==> flow/design.v <==
module fft_4pt #(
    parameter DATA_WIDTH = 16
) (
    input clk,
    input rst_n,
    input data_valid_in,
    input  signed [DATA_WIDTH-1:0] x0_r,
    input  signed [DATA_WIDTH-1:0] x0_i,
    input  signed [DATA_WIDTH-1:0] x1_r,
    input  signed [DATA_WIDTH-1:0] x1_i,
    input  signed [DATA_WIDTH-1:0] x2_r,
    input  signed [DATA_WIDTH-1:0] x2_i,
    input  signed [DATA_WIDTH-1:0] x3_r,
    input  signed [DATA_WIDTH-1:0] x3_i,
    output data_valid_out,
    output signed [DATA_WIDTH+1:0] X0_r,
    output signed [DATA_WIDTH+1:0] X0_i,
    output signed [DATA_WIDTH+1:0] X1_r,
    output signed [DATA_WIDTH+1:0] X1_i,
    output signed [DATA_WIDTH+1:0] X2_r,
    output signed [DATA_WIDTH+1:0] X2_i,
    output signed [DATA_WIDTH+1:0] X3_r,
    output signed [DATA_WIDTH+1:0] X3_i
);
    localparam S1_WIDTH = DATA_WIDTH + 1;
    localparam S2_WIDTH = DATA_WIDTH + 2;
    reg signed [DATA_WIDTH-1:0] x0_r_reg, x0_i_reg;
    reg signed [DATA_WIDTH-1:0] x2_r_reg, x2_i_reg;
    reg signed [DATA_WIDTH-1:0] x1_r_reg, x1_i_reg;
    reg signed [DATA_WIDTH-1:0] x3_r_reg, x3_i_reg;
    reg valid_s0;
    always @(posedge clk or negedge rst_n) begin
        if (!rst_n) begin
            x0_r_reg <= 0; x0_i_reg <= 0;
            x2_r_reg <= 0; x2_i_reg <= 0;
            x1_r_reg <= 0; x1_i_reg <= 0;
            x3_r_reg <= 0; x3_i_reg <= 0;
            valid_s0 <= 1'b0;
        end else begin
            x0_r_reg <= x0_r; x0_i_reg <= x0_i;
            x2_r_reg <= x2_r; x2_i_reg <= x2_i;
            x1_r_reg <= x1_r; x1_i_reg <= x1_i;
            x3_r_reg <= x3_r; x3_i_reg <= x3_i;
            valid_s0 <= data_valid_in;
        end
    end
    wire signed [S1_WIDTH-1:0] A_r, A_i, B_r, B_i;
    wire signed [S1_WIDTH-1:0] C_r, C_i, D_r, D_i;
    assign A_r = x0_r_reg + x2_r_reg;
    assign A_i = x0_i_reg + x2_i_reg;
    assign B_r = x0_r_reg - x2_r_reg;
    assign B_i = x0_i_reg - x2_i_reg;
    assign C_r = x1_r_reg + x3_r_reg;
    assign C_i = x1_i_reg + x3_i_reg;
    assign D_r = x1_r_reg - x3_r_reg;
    assign D_i = x1_i_reg - x3_i_reg;
    reg signed [S1_WIDTH-1:0] A_r_reg, A_i_reg, B_r_reg, B_i_reg;
    reg signed [S1_WIDTH-1:0] C_r_reg, C_i_reg, D_r_reg, D_i_reg;
    reg valid_s1;
    always @(posedge clk or negedge rst_n) begin
        if (!rst_n) begin
            A_r_reg <= 0; A_i_reg <= 0;
            B_r_reg <= 0; B_i_reg <= 0;
            C_r_reg <= 0; C_i_reg <= 0;
            D_r_reg <= 0; D_i_reg <= 0;
            valid_s1 <= 1'b0;
        end else begin
            A_r_reg <= A_r; A_i_reg <= A_i;
            B_r_reg <= B_r; B_i_reg <= B_i;
            C_r_reg <= C_r; C_i_reg <= C_i;
            D_r_reg <= D_r; D_i_reg <= D_i;
            valid_s1 <= valid_s0;
        end
    end
    wire signed [S2_WIDTH-1:0] X0_r_w, X0_i_w;
    wire signed [S2_WIDTH-1:0] X1_r_w, X1_i_w;
    wire signed [S2_WIDTH-1:0] X2_r_w, X2_i_w;
    wire signed [S2_WIDTH-1:0] X3_r_w, X3_i_w;
    assign X0_r_w = A_r_reg + C_r_reg;
    assign X0_i_w = A_i_reg + C_i_reg;
    assign X1_r_w = B_r_reg + D_i_reg;
    assign X1_i_w = B_i_reg - D_r_reg;
    assign X2_r_w = A_r_reg - C_r_reg;
    assign X2_i_w = A_i_reg - C_i_reg;
    assign X3_r_w = B_r_reg - D_i_reg;
    assign X3_i_w = B_i_reg + D_r_reg;
    reg signed [S2_WIDTH-1:0] X0_r_reg, X0_i_reg;
    reg signed [S2_WIDTH-1:0] X1_r_reg, X1_i_reg;
    reg signed [S2_WIDTH-1:0] X2_r_reg, X2_i_reg;
    reg signed [S2_WIDTH-1:0] X3_r_reg, X3_i_reg;
    reg valid_s2;
    always @(posedge clk or negedge rst_n) begin
        if (!rst_n) begin
            X0_r_reg <= 0; X0_i_reg <= 0;
            X1_r_reg <= 0; X1_i_reg <= 0;
            X2_r_reg <= 0; X2_i_reg <= 0;
            X3_r_reg <= 0; X3_i_reg <= 0;
            valid_s2 <= 1'b0;
        end else begin
            X0_r_reg <= X0_r_w; X0_i_reg <= X0_i_w;
            X1_r_reg <= X1_r_w; X1_i_reg <= X1_i_w;
            X2_r_reg <= X2_r_w; X2_i_reg <= X2_i_w;
            X3_r_reg <= X3_r_w; X3_i_reg <= X3_i_w;
            valid_s2 <= valid_s1;
        end
    end
    assign X0_r = X0_r_reg;
    assign X0_i = X0_i_reg;
    assign X1_r = X1_r_reg;
    assign X1_i = X1_i_reg;
    assign X2_r = X2_r_reg;
    assign X2_i = X2_i_reg;
    assign X3_r = X3_r_reg;
    assign X3_i = X3_i_reg;
    assign data_valid_out = valid_s2;
endmodule
# Reports on fft_4pt
# Tool output for the design above, in the order of the flow.
# Lines are those of the file above, counted from 1.
# Operators carry their Yosys type and port widths (W data, S select, Z words).
# Cell names lack the library's common part.
# A cell with - has no value.
[design] top_module="fft_4pt" clock_port="clk" cell_library="sky130hd" pvt_corner="tt_025C_1v80"

# Elaborated design
# Yosys after proc, flatten, opt, wreduce and memory -nomap, before mapping. Enables and synchronous resets that opt folds into registers are not counted as muxes. Memory bits, and registers merged into a memory's read port (data or address), are not among the register bits. Print and check cells are not counted. Equal cells are merged and count once.
[classes] addsub=16
[ops] op="$add A17 B17 Y18" count=4
[ops] op="$sub A17 B17 Y18" count=4
[ops] op="$add A16 B16 Y17" count=4
[ops] op="$sub A16 B16 Y17" count=4
[word_totals] reg_bits=411 in_bits=131 word_cells=43

# Depth
# Depth = most cells in a row (Yosys ltp): at word level without a register or memory, in the mapped netlist without a sequential cell, where the memories' decode and read muxes count.
[logic_depth] ltp_word=1 abc_area=0 ltp_mapped=11

# Netlist
# The flow's flattened synthesis, as Yosys stat reports it; memories are mapped. The netlist is that of the ABC_AREA named above (0 if unset); the other value can give another one.
[by_type] cell="dfrtp_1" count=403 area_total_um2=1.01E+04
[by_type] cell="ha_1" count=264 area_total_um2=3.3E+03
[by_type] cell="xnor2_1" count=145 area_total_um2=1.27E+03
[by_type] cell="inv_1" count=261 area_total_um2=979.69
[by_type] cell="a21oi_1" count=184 area_total_um2=920.883
[by_type] cell="nor2_1" count=184 area_total_um2=690.662
[by_type] cell="o21ai_0" count=79 area_total_um2=395.379
[by_type] cell="xor2_1" count=45 area_total_um2=394.128
[by_type] cell="nor3_1" count=68 area_total_um2=340.326
[by_type] cell="fa_1" count=16 area_total_um2=320.307
[by_type] cell="a21o_1" count=40 area_total_um2=300.288
[by_type] cell="nand2_1" count=78 area_total_um2=292.781
[by_type] cell="nand2b_1" count=42 area_total_um2=262.752
[by_type] cell="nor2b_1" count=42 area_total_um2=262.752
[by_type] cell="o21bai_1" count=34 area_total_um2=255.245
[by_type] cell="clkbuf_1" count=58 area_total_um2=217.709
[by_type] cell="o21a_1" count=28 area_total_um2=210.202
[by_type] cell="a211oi_1" count=25 area_total_um2=187.68
# Other cell types: 69; their cells: 370.
[synth_totals] mapped_cells=2366 area_mm2=0.0235025 ffs=403 buf_cells=87

# Worst setup path after synthesis
# OpenSTA on the mapped netlist: ideal clock, no wires. The path of least setup slack (recovery checks aside). Input and output delay are each 20% of the period. Register names are those of the netlist, which keeps one name where synthesis merged equal registers.
[synth_path] kind="reg-to-reg" from="register B_r_reg[0]" to="register X3_r_reg[16]" clock_period_ps=3000 setup_ps=124 t_arrival_ps=2275 required_time_ps=2876 slack_ps=601 delay_ps=2399 path_stages=11 path_buffers=0 synth_period_reached_ps=2399
# "delay_ps" = arrival - input delay + setup time.
# "path_stages": output pins that drive a net of the path, with the launching flip-flop's if there is one; two outputs of one cell count as two.
# "synth_period_reached_ps" = period - worst setup slack (recovery checks aside). The figure is calculated, with input and output delays left at 20% of the set period.
# Between the ends stands the longest chain of elaborated cells between them, by number of cells; it is not shown to be the way that was timed. Of several equally long chains one is given.
# A line is the first line of the expression or statement that the cell stems from. Yosys adds cells for indexed reads and writes and turns some case tables into memories.
[synth_between] cell_sequence="dfrtp_1 > inv_1 > ha_1 > inv_1 > fa_1 > a21o_1 > a21oi_2 > o211ai_1 > a221oi_2 > o21ai_1 > a211o_1" elab_chain_len=1
[synth_rtl] item="start: declaration" line=57 source="reg signed [S1_WIDTH-1:0] A_r_reg, A_i_reg, B_r_reg, B_i_reg;"
[synth_rtl] item="start: assignment" line=63 source="B_r_reg <= 0; B_i_reg <= 0;"
[synth_rtl] item="start: assignment" line=69 source="B_r_reg <= B_r; B_i_reg <= B_i;"
[synth_rtl] item="$sub A17 B17 Y18" line=85 source="assign X3_r_w = B_r_reg - D_i_reg;"
[synth_rtl] item="end: assignment" line=97 source="X3_r_reg <= 0; X3_i_reg <= 0;"
[synth_rtl] item="end: assignment" line=103 source="X3_r_reg <= X3_r_w; X3_i_reg <= X3_i_w;"
[synth_rtl] item="end: declaration" line=90 source="reg signed [S2_WIDTH-1:0] X3_r_reg, X3_i_reg;"

# Path in the finished layout
# Path of least setup slack in the final report of flow run B (OpenROAD, finished layout, wires in). Where an end is a register, its clock arrival counts in the times.
# The path's times are printed in steps of 10 ps; the period is the one set.
[layout_path] kind="reg-to-reg" from="register (name not given)" to="register X2_r_reg[12]" clock_period_ps=2050 setup_ps=80 t_arrival_ps=2960 required_time_ps=2570 slack_ps=-400 path_stages=14 path_buffers=2
[layout_between] cell_sequence="dfrtp_1 > inv_2 > buf_4 > ha_2 > inv_1 > fa_2 > a21o_1 > a21oi_2 > nor2_2 > o211ai_1 > buf_4 > a21oi_1 > nor2_1 > xnor2_1"
[layout_rtl] item="end: assignment" line=96 source="X2_r_reg <= 0; X2_i_reg <= 0;"
[layout_rtl] item="end: assignment" line=102 source="X2_r_reg <= X2_r_w; X2_i_reg <= X2_i_w;"
[layout_rtl] item="end: declaration" line=89 source="reg signed [S2_WIDTH-1:0] X2_r_reg, X2_i_reg;"
# No chain of elaborated cells between the ends is given.

--- measured runs ---
Measured results for fft_4pt: 3 stored runs of the Yosys and OpenROAD flow on sky130hd. The settings differ; the order carries no meaning. The constraints put input and output delay at 20% of the set period each and load the outputs with 0.01 pF.
By "timing.achieved_period_ps" is meant the clock period of the run minus its worst setup slack. This is arithmetic on one report: input and output delays are still those of the set period (20% each).
By "timing.worst_path_ps" is meant the share of the clock period that the worst setup path is allowed (20% is reserved at inputs, 20% at outputs), minus its slack. Clock arrival times at its registers enter into it.
"totalPower_mw" rests on the timing tool's default activity at the inputs, not on a simulated workload.
"timing.worst_path_ps" is known to 10 ps.

[flow] flow run A: files
==> flow/run.sh <==
#!/bin/bash
# the make line also repeats the synthesis and layout settings of config.mk as NAME=value (left out here)
make -C /OpenROAD-flow-scripts/flow DESIGN_CONFIG=/design/flow/config.mk WORK_HOME=/design/flow/orfs CLKGATE_MAP_FILE= finish
==> flow/config.mk <==
export PLATFORM = sky130hd
export DESIGN_NAME = fft_4pt
export DESIGN_NICKNAME = fft_4pt
export VERILOG_FILES = /design/flow/design.v
export SDC_FILE = /design/flow/constraint.sdc
export NUM_CORES = 4
export LEC_CHECK = 0
export ABC_AREA = 1
export CAP_MARGIN = 40
export CELL_PAD_IN_SITES_DETAIL_PLACEMENT = 2
export CORE_MARGIN = 9
export CORE_UTILIZATION = 72
export GPL_TIMING_DRIVEN = 0
export HOLD_SLACK_MARGIN = 0.23
export MAX_ROUTING_LAYER = met4
export MIN_ROUTING_LAYER = met1
export PLACE_DENSITY_LB_ADDON = 0.27
export SETUP_SLACK_MARGIN = 0.54
export SLEW_MARGIN = 15
==> flow/constraint.sdc <==
create_clock -name core_clock -period 4.87 [get_ports {clk}]
set_input_delay 0.9740 -clock core_clock [delete_from_list [all_inputs] [get_ports {clk}]]
set_output_delay 0.9740 -clock core_clock [all_outputs]
set_load 0.01 [all_outputs]

[flow] flow run A: no results, placement failed with a tool error

[flow] flow run B: files
==> flow/run.sh <==
#!/bin/bash
# the make line also repeats the synthesis and layout settings of config.mk as NAME=value (left out here)
make -C /OpenROAD-flow-scripts/flow DESIGN_CONFIG=/design/flow/config.mk WORK_HOME=/design/flow/orfs CLKGATE_MAP_FILE= finish
==> flow/config.mk <==
export PLATFORM = sky130hd
export DESIGN_NAME = fft_4pt
export DESIGN_NICKNAME = fft_4pt
export VERILOG_FILES = /design/flow/design.v
export SDC_FILE = /design/flow/constraint.sdc
export NUM_CORES = 4
export LEC_CHECK = 0
export CAP_MARGIN = 20
export CORE_ASPECT_RATIO = 1.33
export CORE_MARGIN = 2
export CORE_UTILIZATION = 18
export GPL_TIMING_DRIVEN = 1
export HOLD_SLACK_MARGIN = 0.21
export PLACE_DENSITY = 0.72
export SETUP_SLACK_MARGIN = 0.45
export SLEW_MARGIN = 20
export TNS_END_PERCENT = 70
==> flow/constraint.sdc <==
create_clock -name core_clock -period 2.05 [get_ports {clk}]
set_input_delay 0.4100 -clock core_clock [delete_from_list [all_inputs] [get_ports {clk}]]
set_output_delay 0.4100 -clock core_clock [all_outputs]
set_load 0.01 [all_outputs]

[flow] flow run B: metrics
[metrics] timing.setup.ws_ps = -398
[metrics] synthesis_area_mm2 = 0.0235025
[metrics] final_util_pct = 29.8
[metrics] timing.worst_path_ps = 2450
[metrics] worst_path_kind = reg-to-reg
[metrics] totalPower_mw = 43.873
[metrics] timing.achieved_period_ps = 2448
[metrics] die_area_mm2 = 0.133505

[flow] flow run C: files
==> flow/run.sh <==
#!/bin/bash
# the make line also repeats the synthesis and layout settings of config.mk as NAME=value (left out here)
make -C /OpenROAD-flow-scripts/flow DESIGN_CONFIG=/design/flow/config.mk WORK_HOME=/design/flow/orfs CLKGATE_MAP_FILE= finish
==> flow/config.mk <==
export PLATFORM = sky130hd
export DESIGN_NAME = fft_4pt
export DESIGN_NICKNAME = fft_4pt
export VERILOG_FILES = /design/flow/design.v
export SDC_FILE = /design/flow/constraint.sdc
export NUM_CORES = 4
export LEC_CHECK = 0
export CAP_MARGIN = 20
export CORE_MARGIN = 2
export CORE_UTILIZATION = 40
export SLEW_MARGIN = 20
==> flow/constraint.sdc <==
create_clock -name core_clock -period 3.0 [get_ports {clk}]
set_input_delay 0.6000 -clock core_clock [delete_from_list [all_inputs] [get_ports {clk}]]
set_output_delay 0.6000 -clock core_clock [all_outputs]
set_load 0.01 [all_outputs]

[flow] flow run C: metrics
[metrics] timing.setup.ws_ps = 232
[metrics] synthesis_area_mm2 = 0.0235025
[metrics] final_util_pct = 49.5
[metrics] timing.worst_path_ps = 2770
[metrics] worst_path_kind = reg-to-reg
[metrics] totalPower_mw = 23.651
[metrics] timing.achieved_period_ps = 2768
[metrics] die_area_mm2 = 0.0607105
--- end ---
